==> flow/design.v <==
module MIPS(
	input clk,
	input rst_n,
	input cpu_en,
	input [7:0] data_read,
	input ram_send,
	input ram_receive,
	output reg cpu_send,
	output reg cpu_receive,
	output reg cpu_ready,
	output reg [15:0] data_addr,
	output reg [7:0] data_store,
	output reg [1:0] mem_ctrl, 
	output reg done
	);
	reg [15:0] R [7:0]; 
	reg [15:0] PC,IR;
	reg [3:0] OP;
	reg [2:0] funct; 
	reg [2:0] state,next_state;
	parameter IDLE = 3'b000,
				 IF = 3'b001,
				 ID = 3'b010,
				 EX = 3'b011,
				 MEM = 3'b100,
				 WB = 3'b101;
	always@(posedge clk)
	begin
		if(~(rst_n&cpu_en))
		begin
			state <= IDLE;
		end
		else
		begin
			case(next_state)
				IDLE:state <= IDLE;
				IF:state <= IF;
				ID:state <= ID;
				EX:state <= EX;
				MEM:state <= MEM;
				WB:state <= WB;
				default:state <= state;
			endcase
		end
	end
	reg [15:0] rs,rt;
	reg [5:0] im;
	reg [11:0] addr;
	reg [15:0] temp;
	reg [1:0] read_cnt;
	reg [1:0] write_cnt;
	reg delay_cnt;
	reg delay_en;
	always@(posedge clk) 
	begin
		if(~(rst_n&cpu_en))
		begin
			cpu_ready <= 1'b0;
			delay_cnt <= 1'b0;
		end
		else if(delay_en)
		begin
			if(delay_cnt)
				cpu_ready <= 1'b0; 
			else
			begin
				cpu_ready <= 1'b1;
				delay_cnt <= 1'b1;
			end
		end
		else
		begin
			cpu_ready <= 1'b0;
			delay_cnt <= 1'b0;
		end
	end
	wire [15:0]PC_1;
	assign PC_1 = PC + 16'd2;
	always@(posedge clk)
	begin
		if(~(rst_n&cpu_en))
		begin
			{R[0],R[1],R[2],R[3],R[4],R[5],R[6],R[7]} <= 128'd0;
			{PC,IR} <= 32'd0;
			{rs,rt} <= 32'd0;
			im <= 6'd0;
			addr <= 12'd0;
			temp <= 16'd0;
			{cpu_receive,cpu_send} <= 2'b00;
			next_state <= IDLE;
			data_addr <= 16'd0;
			data_store <= 8'd0;
			OP <= 4'd0;
			IR <= 16'd0;
			funct <= 3'd0;
			delay_en <= 1'b0;
			done <= 1'b0;
			mem_ctrl <= 2'd0; 
			read_cnt <= 2'd0;
			write_cnt <= 2'd0;
		end
		else
		begin
			case(state)
				IDLE:
				begin
					done <= 1'b0;
					next_state <= IF;
					read_cnt <= 2'd0;
					write_cnt <= 2'd0;
					{cpu_receive,cpu_send} <= 2'b00;
					mem_ctrl <= 2'b00; 
				end
				IF:
				begin
					mem_ctrl <= 2'b10; 
					{cpu_receive,cpu_send} <= 2'b00; 
					if(read_cnt == 2'd0)
					begin
						data_addr <= PC;
						delay_en <= 1'b1;
						if(cpu_receive && ram_send) 
						begin
							cpu_receive <= 1'b0;
							delay_en <= 1'b0;
							read_cnt <= 2'd1;
						end
						else if(ram_send) 
						begin
							IR[15:8] <= data_read;
							if(IR[15:8] == data_read)
								cpu_receive <= 1'b1;
							else
								cpu_receive <= 1'b0;
						end
						else
						begin
							IR[15:8] <= IR[15:8];
							read_cnt <= 2'd0;
						end
					end
					else if(read_cnt == 2'd1)
					begin
						data_addr <= PC + 16'd1;
						delay_en <= 1'b1;
						if(cpu_receive && ram_send) 
						begin
							cpu_receive <= 1'b0;
							delay_en <= 1'b0;
							read_cnt <= 2'd2;
						end
						else if(ram_send) 
						begin
							IR[7:0] <= data_read;
							if(IR[7:0] == data_read)
								cpu_receive <= 1'b1;
							else
								cpu_receive <= 1'b0;
						end
						else
						begin
							IR[7:0] <= IR[7:0];
							read_cnt <= 2'd1;
						end
					end
					else if(read_cnt == 2'd2)
					begin
						next_state <= ID;
						PC <= PC + 16'd2;
						read_cnt <= 2'd0;
						mem_ctrl <= 2'b00; 
						{cpu_receive,cpu_send} <= 2'b00;
					end
					else
					begin
						next_state <= IF;
						PC <= PC;
					end
				end
				ID:
				begin
					OP <= IR[15:12];
					case(IR[11:9])
						3'd0:rs <= R[0];
						3'd1:rs <= R[1];
						3'd2:rs <= R[2];
						3'd3:rs <= R[3];
						3'd4:rs <= R[4];
						3'd5:rs <= R[5];
						3'd6:rs <= R[6];
						3'd7:rs <= R[7];
						default:rs <= 16'd0;
					endcase
					case(IR[8:6])
						3'd0:rt <= R[0];
						3'd1:rt <= R[1];
						3'd2:rt <= R[2];
						3'd3:rt <= R[3];
						3'd4:rt <= R[4];
						3'd5:rt <= R[5];
						3'd6:rt <= R[6];
						3'd7:rt <= R[7];
						default:rt <= 16'd0;
					endcase
					funct <= IR[2:0];
					im <= IR[5:0];
					addr <= IR[11:0];
					next_state <= EX;
				end
				EX:
				begin
					if(OP == 4'b0000) 
					begin
						case(funct)
							3'b000,3'b001:temp <= rs + rt; 
							3'b010,3'b011:temp <= rs - rt; 
							3'b100:temp <= (rs < rt) ? 16'd1:16'd0; 
							3'b101:temp <= rs & rt; 
							3'b110:temp <= rs | rt; 
							3'b111:PC <= rs; 
							default:temp <= 16'd0;
						endcase
					end
					else if(OP[3]) 
					begin
						case(OP)
							4'b1000:temp <= rs + {10'd0,im}; 
							4'b1001:temp <= rs - {10'd0,im}; 
							4'b1010:temp <= rs & {10'd0,im}; 
							4'b1011:temp <= rs | {10'd0,im}; 
							4'b1110:PC <= (rs==rt) ? (PC+16'd2+im<<1):PC; 
							4'b1111:PC <= (rs!=rt) ? (PC+16'd2+im<<1):PC; 
							default:temp <= 16'd0;
						endcase
					end
					else if(OP[2]) 
					begin
						if(OP == 4'b0100) 
							PC <= {PC_1[15:12],addr};
						else if(OP == 4'b0101) 
						begin
							R[7] <= PC;
							PC <= {PC_1[15:12],addr};
						end
					end
					else
						next_state <= IDLE;
					next_state <= MEM;
					read_cnt <= 2'd0;
					write_cnt <= 2'd0;
					data_addr <= 16'd0;
				end
				MEM:
				begin
					case(OP)
						4'b1100: 
							begin
								mem_ctrl <= 2'b10; 
								{cpu_receive,cpu_send} <= 2'b00; 
								if(read_cnt == 2'd0)
								begin
									data_addr <= rs + {10'd0,im};
									delay_en <= 1'b1;
									if(cpu_receive && ram_send) 
									begin
										cpu_receive <= 1'b0;
										delay_en <= 1'b0;
										read_cnt <= 2'd1;
									end
									else if(ram_send) 
									begin
										temp[15:8] <= data_read;
										if(temp[15:8] == data_read)
											cpu_receive <= 1'b1;
										else
											cpu_receive <= 1'b0;
									end
									else
									begin
										temp[15:8] <= temp[15:8];
										read_cnt <= 2'd0;
									end
								end
								else if(read_cnt == 2'd1)
								begin
									data_addr <= rs + {10'd0,im} + 16'd1;
									delay_en <= 1'b1;
									if(cpu_receive && ram_send) 
									begin
										cpu_receive <= 1'b0;
										delay_en <= 1'b0;
										read_cnt <= 2'd2;
									end
									else if(ram_send) 
									begin
										temp[7:0] <= data_read;
										if(temp[7:0] == data_read)
											cpu_receive <= 1'b1;
										else
											cpu_receive <= 1'b0;
									end
									else
									begin
										temp[7:0] <= temp[7:0];
										read_cnt <= 2'd1;
									end
								end
								else if(read_cnt == 2'd2)
								begin
									next_state <= WB;
									read_cnt <= 2'd0;
									mem_ctrl <= 2'b00; 
									{cpu_receive,cpu_send} <= 2'b00;
								end
								else
								begin
									next_state <= MEM;
									temp <= temp;
								end
							end
						4'b1101: 
							begin
								mem_ctrl <= 2'b01; 
								{cpu_receive,cpu_send} <= 2'b00; 
								if(write_cnt == 2'd0)
								begin
									data_addr <= rs + {10'd0,im};
									data_store <= rt[15:8];
									if(cpu_send && ram_receive)
									begin
										cpu_send <= 1'b0;
										write_cnt <= 2'd1;
									end
									else if(data_store == rt[15:8])
										cpu_send <= 1'b1;
									else
									begin
										cpu_send <= 1'b0;
										write_cnt <= 2'd0;
									end
								end
								else if(write_cnt == 2'd1)
								begin
									data_addr <= rs + {10'd0,im} + 16'd1;
									data_store <= rt[7:0];
									if(cpu_send && ram_receive)
									begin
										cpu_send <= 1'b0;
										write_cnt <= 2'd2;
									end
									else if(data_store == rt[7:0])
										cpu_send <= 1'b1;
									else
									begin
										cpu_send <= 1'b0;
										write_cnt <= 2'd1;
									end
								end
								else if(write_cnt == 2'd2)
								begin
									next_state <= WB;
									write_cnt <= 2'd0;
									mem_ctrl <= 2'b00; 
									{cpu_receive,cpu_send} <= 2'b00;
								end
								else
								begin
									next_state <= MEM;
									write_cnt <= write_cnt;
								end
							end
						default:
							begin
								mem_ctrl <= 2'b00; 
								temp <= temp;
								data_store <= 8'd0;
								data_addr <= 8'd0;
								next_state <= WB;
							end
					endcase
				end
				WB:
				begin
					if(OP == 4'b0000) 
					begin
						case(IR[5:3])
							3'd0:R[0] <= temp;
							3'd1:R[1] <= temp;
							3'd2:R[2] <= temp;
							3'd3:R[3] <= temp;
							3'd4:R[4] <= temp;
							3'd5:R[5] <= temp;
							3'd6:R[6] <= temp;
							3'd7:R[7] <= temp;
						endcase
					end
					else if(OP[3]) 
					begin
						if((OP[3:2] == 2'b10) | (OP == 4'b1100)) 
						begin
							case(IR[8:6])
								3'd0:R[0] <= temp;
								3'd1:R[1] <= temp;
								3'd2:R[2] <= temp;
								3'd3:R[3] <= temp;
								3'd4:R[4] <= temp;
								3'd5:R[5] <= temp;
								3'd6:R[6] <= temp;
								3'd7:R[7] <= temp;
							endcase
						end
					end
					else 
						{R[0],R[1],R[2],R[3],R[4],R[5],R[6],R[7]} <= {R[0],R[1],R[2],R[3],R[4],R[5],R[6],R[7]};
					done <= 1'b1;
					next_state <= IDLE;
				end
			endcase
		end
	end
endmodule
; From RTL to reports: MIPS
; What the tools print for MIPS, step after step.
; Lines are those of the file above, counted from 1.
; Operators: Yosys type, input widths -> output width; for muxes data width and select width s.
; Not given: --
[setup]
design = MIPS
clock_port = clk
library = sky130hd
pvt_corner = tt_025C_1v80

; After elaboration
; Counts by Yosys on the flattened word-level netlist (proc, flatten, opt, wreduce). Print and check cells are left out. Cells with the same type and inputs are merged into one.
[bits]
ff_bits = 275
in_bits = 13
out_inout_bits = 30
[op_classes]
n_addsub = 8
cmp = 1
eq_ne = 108
mux = 161
logic = 9
n_reduce_logical = 59
[op_table]
columns = operator, count
row1 = $mux 16, 62
row2 = $pmux 16 s8, 2
row3 = $pmux 8 s5, 4
row4 = $pmux 16 s2, 4
row5 = $mux 8, 13
row6 = $eq 3x3->1 const B, 20
row7 = $eq 8x8->1, 6
row8 = $pmux 16 s3, 1
row9 = $pmux 8 s2, 3
row10 = $reduce_and 5->1, 9
row11 = $ne 3x3->1 const B, 14
row12 = $mux 2, 20
row13 = $eq 3x2->1 const B, 12
row14 = $pmux 3 s6, 2
row15 = $mux 1, 33
row16 = $add 16x1->16 const B, 2
row17 = $reduce_bool 2->1, 16
row18 = $eq 4x4->1 const B, 8
row19 = $ne 2x2->1 const B, 15
row20 = $ne 5x5->1 const B, 5
row21 = $reduce_and 10->1, 2
row22 = $ne 4x4->1 const B, 5
row23 = $eq 3x1->1 const B, 6
row24 = $logic_not 3->1, 6
row25 = $mux 3, 6
row26 = $add 16x16->16, 1
row27 = $sub 16x16->16, 1
row28 = $lt 16x16->1, 1
; Other operator kinds: 35; their cells: 67.

; Logic depth
; Longest topological path by Yosys (ltp), each cell counted once; first at word level (registers and memories cut), then after technology mapping (sequential cells cut; the memories' decode and read muxes count).
[depth]
word_depth = 8
abc_area = 1
depth_mapped = 20
ltp_nobuf = 19

; Netlist
; Yosys stat after the flow's synthesis: flattened, memories mapped to cells. It holds for the ABC_AREA given above (unset counts as 0); a run with the other value may have another netlist.
[mapped]
cell_count = 2725
mapped_area_um2 = 17972.2
seqArea_um2 = 5485.3
flip_flops = 274
[by_type]
columns = type, count
row1 = sky130_fd_sc_hd__dfxtp_1, 274
row2 = sky130_fd_sc_hd__o21ai_0, 338
row3 = sky130_fd_sc_hd__nand2_1, 444
row4 = sky130_fd_sc_hd__a21oi_1, 275
row5 = sky130_fd_sc_hd__inv_1, 300
row6 = sky130_fd_sc_hd__nor2_1, 268
row7 = sky130_fd_sc_hd__ha_1, 75
row8 = sky130_fd_sc_hd__nand3_1, 144
row9 = sky130_fd_sc_hd__xor2_1, 47
row10 = sky130_fd_sc_hd__clkbuf_1, 108
row11 = sky130_fd_sc_hd__o22ai_1, 59
row12 = sky130_fd_sc_hd__a221oi_1, 40
row13 = sky130_fd_sc_hd__a31oi_1, 51
row14 = sky130_fd_sc_hd__nor3_1, 38
row15 = sky130_fd_sc_hd__nand4_1, 30
row16 = sky130_fd_sc_hd__buf_2, 31
row17 = sky130_fd_sc_hd__a211oi_1, 20
row18 = sky130_fd_sc_hd__o221ai_1, 14
; Other cell types: 38; their cells: 169.

; Worst setup path after synthesis
; Path of least setup slack by OpenSTA after synthesis, without wires, with an ideal clock, recovery checks aside; 20% of the period is set as input and as output delay. Where synthesis merged equal registers, the netlist keeps one of their names.
[synth_timing]
path_kind = input to register
start = in rst_n
end = reg next_state
clock_period_ns = 10.0
in_delay_ns = 2.000
setup_time_ns = 0.138
launch_ns = 2.000
t_arrival_ns = 2.956
setup_slack_ns = 6.906
path_delay_ns = 1.094
path_stages = 6
path_buffers = 0
period_less_setup_slack_ns = 3.094
; "path_delay_ns" = arrival - input delay + setup time.
; "path_stages" counts driving pins, that of a launching flip-flop among them; a cell with two outputs on the path counts twice.
; "period_less_setup_slack_ns" = period - worst setup slack (recovery checks aside). The figure is calculated, with input and output delays left at 20% of the set period.
; Where an end lacks its bit number, it is one bit of the signal, or one of the new flip-flops if synthesis recoded a state register.
; At most two assigning lines are given for a register; there are more.
[synth_via]
cell_sequence = sky130_fd_sc_hd__nand2_1 -> sky130_fd_sc_hd__clkinv_1 -> sky130_fd_sc_hd__nand2_1 -> sky130_fd_sc_hd__o21ai_0 -> sky130_fd_sc_hd__a21oi_1 -> sky130_fd_sc_hd__o211ai_1
[synth_lines]
columns = item, line
row1 = "start, declared", 3  ; input rst_n,
row2 = "end, assigned", 90  ; next_state <= IDLE;
row3 = "end, assigned", 108  ; next_state <= IF;
row4 = "end, declared", 20  ; reg [2:0] state,next_state;
; No chain of elaborated cells between the ends is given.

; Worst path after layout
; From the final timing report of record 1: the path of least setup slack in the routed layout; clock arrival at registers is part of the times.
[layout_timing]
path_kind = register to register
start = reg rt[12]
end = reg PC[9]
clock_period_ns = 3.15
setup_time_ns = 0.11
launch_ns = 0.55
t_arrival_ns = 3.40
setup_slack_ns = 0.19
path_stages = 14
path_buffers = 1
; Between the ends stands the longest chain of elaborated cells between them, by number of cells; it is not shown to be the way that was timed. Of several equally long chains one is given.
; Each line given opens the expression or statement behind the cell; cells for indexed reads and writes are added by Yosys, which also makes memories of some case tables.
; At most two assigning lines are given for a register; there are more.
[layout_via]
cell_sequence = sky130_fd_sc_hd__dfxtp_1 -> sky130_fd_sc_hd__inv_1 -> sky130_fd_sc_hd__ha_1 -> sky130_fd_sc_hd__nor2_1 -> sky130_fd_sc_hd__nand3_1 -> sky130_fd_sc_hd__nor3_1 -> sky130_fd_sc_hd__nand3_1 -> sky130_fd_sc_hd__xor2_1 -> sky130_fd_sc_hd__inv_1 -> sky130_fd_sc_hd__o21bai_1 -> sky130_fd_sc_hd__nand2_2 -> sky130_fd_sc_hd__buf_4 -> sky130_fd_sc_hd__a221oi_1 -> sky130_fd_sc_hd__nor2_1
elab_chain_cells = 6
[layout_lines]
columns = item, line
row1 = "start, declared", 46  ; reg [15:0] rs,rt;
row2 = "start, assigned", 195  ; 3'd0:rt <= R[0];
row3 = "start, assigned", 196  ; 3'd1:rt <= R[1];
row4 = $ne 16x16->1, 232  ; 4'b1111:PC <= (rs!=rt) ? (PC+16'd2+im<<1):PC;
row5 = $mux 16, 232
row6 = $pmux 16 s2, 226  ; case(OP)
row7 = $mux 16, 224  ; else if(OP[3])
row8 = $mux 16, 212  ; if(OP == 4'b0000)
row9 = $pmux 16 s2, 104  ; case(state)
row10 = "end, assigned", 169  ; PC <= PC + 16'd2;
row11 = "end, assigned", 220  ; 3'b111:PC <= rs;
row12 = "end, declared", 17  ; reg [15:0] PC,IR;

; 6 stored runs of MIPS in the flow (synthesis by Yosys, layout by OpenROAD, sky130hd cells), in arbitrary order. Constraints: input delay and output delay 20% of the set period each, output load 0.01 pF.
; "achieved_clock_period_ns" is the run's clock period less its worst setup slack. It is reckoned from that one timing run; input and output delays stay at 20% of the period that was set.
; "timing.worst_path_ns" means the part of the period allowed to the worst setup path (the constraints hold back 20% at inputs and 20% at outputs) less its slack; where the path has registers, the arrival times of their clocks count too.
; "totalPower_w" is the tool's figure for a default switching activity; nothing was simulated.

[record 1: settings]
ABC_AREA = 1
CAP_MARGIN = 30
CELL_PAD_IN_SITES_DETAIL_PLACEMENT = 2
CELL_PAD_IN_SITES_GLOBAL_PLACEMENT = 1
CORE_ASPECT_RATIO = 0.81
CORE_MARGIN = 8
CORE_UTILIZATION = 22
CTS_CLUSTER_SIZE = 90
GPL_ROUTABILITY_DRIVEN = 1
HOLD_SLACK_MARGIN = 0.29
MAX_ROUTING_LAYER = met4
MIN_ROUTING_LAYER = met1
PLACE_DENSITY_LB_ADDON = 0.29
TNS_END_PERCENT = 100
period_ns = 3.15
SLEW_MARGIN = 20
[record 1: results]
timing.worst_path_ns = 2.96
path_kind = register to register
post_route_util_pct = 26.7
finalCellArea_um2 = 21663.3
die_um2 = 91144.4
yosys_chip_area_um2 = 17972.2
setup_ws_ns = 0.186
achieved_clock_period_ns = 2.964
setupTns_ns = 0.000
totalPower_w = 0.007927
timing.hold.ws_ns = 0.398

[record 2: settings]
CAP_MARGIN = 40
CORE_ASPECT_RATIO = 0.96
CORE_UTILIZATION = 32
GPL_TIMING_DRIVEN = 1
PLACE_DENSITY_LB_ADDON = 0.09
SLEW_MARGIN = 5
period_ns = 10.0
CORE_MARGIN = 2
[record 2: results]
timing.worst_path_ns = 4.12
path_kind = register to register
post_route_util_pct = 36.1
finalCellArea_um2 = 21117.8
die_um2 = 60825.3
yosys_chip_area_um2 = 18838.1
setup_ws_ns = 5.875
achieved_clock_period_ns = 4.125
setupTns_ns = 0.000
totalPower_w = 0.002512
timing.hold.ws_ns = 0.380

[record 3: settings]
CAP_MARGIN = 35
CELL_PAD_IN_SITES_DETAIL_PLACEMENT = 2
CORE_UTILIZATION = 37
CTS_CLUSTER_DIAMETER = 253
GPL_TIMING_DRIVEN = 1
MAX_ROUTING_LAYER = met5
MIN_ROUTING_LAYER = met2
PLACE_DENSITY_LB_ADDON = 0.01
SETUP_SLACK_MARGIN = 1.3
SLEW_MARGIN = 15
period_ns = 4.8
CORE_MARGIN = 2
[record 3: results]
timing.worst_path_ns = 3.64
path_kind = register to register
post_route_util_pct = 43.4
finalCellArea_um2 = 21770.9
die_um2 = 52734.5
yosys_chip_area_um2 = 18838.1
setup_ws_ns = 1.159
achieved_clock_period_ns = 3.641
setupTns_ns = 0.000
totalPower_w = 0.005505
timing.hold.ws_ns = 0.385

[record 4: settings]
CAP_MARGIN = 40
CELL_PAD_IN_SITES_GLOBAL_PLACEMENT = 2
CORE_ASPECT_RATIO = 0.96
CORE_UTILIZATION = 32
GPL_TIMING_DRIVEN = 1
MAX_ROUTING_LAYER = met4
MIN_ROUTING_LAYER = met2
PLACE_DENSITY_LB_ADDON = 0.23
SLEW_MARGIN = 0
period_ns = 10.0
CORE_MARGIN = 2
[record 4: results]
timing.worst_path_ns = 4.79
path_kind = register to register
post_route_util_pct = 36.4
finalCellArea_um2 = 21264.1
die_um2 = 60825.3
yosys_chip_area_um2 = 18838.1
setup_ws_ns = 5.209
achieved_clock_period_ns = 4.791
setupTns_ns = 0.000
totalPower_w = 0.002577
timing.hold.ws_ns = 0.382

[record 5: settings]
ABC_AREA = 1
CAP_MARGIN = 20
CELL_PAD_IN_SITES_GLOBAL_PLACEMENT = 0
CORE_ASPECT_RATIO = 1.05
CORE_UTILIZATION = 26
GPL_ROUTABILITY_DRIVEN = 1
HOLD_SLACK_MARGIN = 0.06
MIN_ROUTING_LAYER = met1
PLACE_DENSITY = 0.78
TNS_END_PERCENT = 35
period_ns = 2.41
CORE_MARGIN = 2
SLEW_MARGIN = 20
[record 5: results]
timing.worst_path_ns = 2.56
path_kind = register to register
post_route_util_pct = 34.9
finalCellArea_um2 = 23847.9
die_um2 = 71243.9
yosys_chip_area_um2 = 17972.2
setup_ws_ns = -0.150
achieved_clock_period_ns = 2.560
setupTns_ns = -0.768
totalPower_w = 0.009885
timing.hold.ws_ns = 0.394

[record 6: settings]
ABC_AREA = 0
CAP_MARGIN = 10
CELL_PAD_IN_SITES_DETAIL_PLACEMENT = 2
CELL_PAD_IN_SITES_GLOBAL_PLACEMENT = 0
CORE_ASPECT_RATIO = 1.4
CORE_UTILIZATION = 39
GPL_ROUTABILITY_DRIVEN = 1
PLACE_DENSITY = 0.42
SETUP_SLACK_MARGIN = 0.63
SLEW_MARGIN = 20
period_ns = 2.71
CORE_MARGIN = 2
[record 6: results]
outcome = incomplete, routing halted on ODB-0269
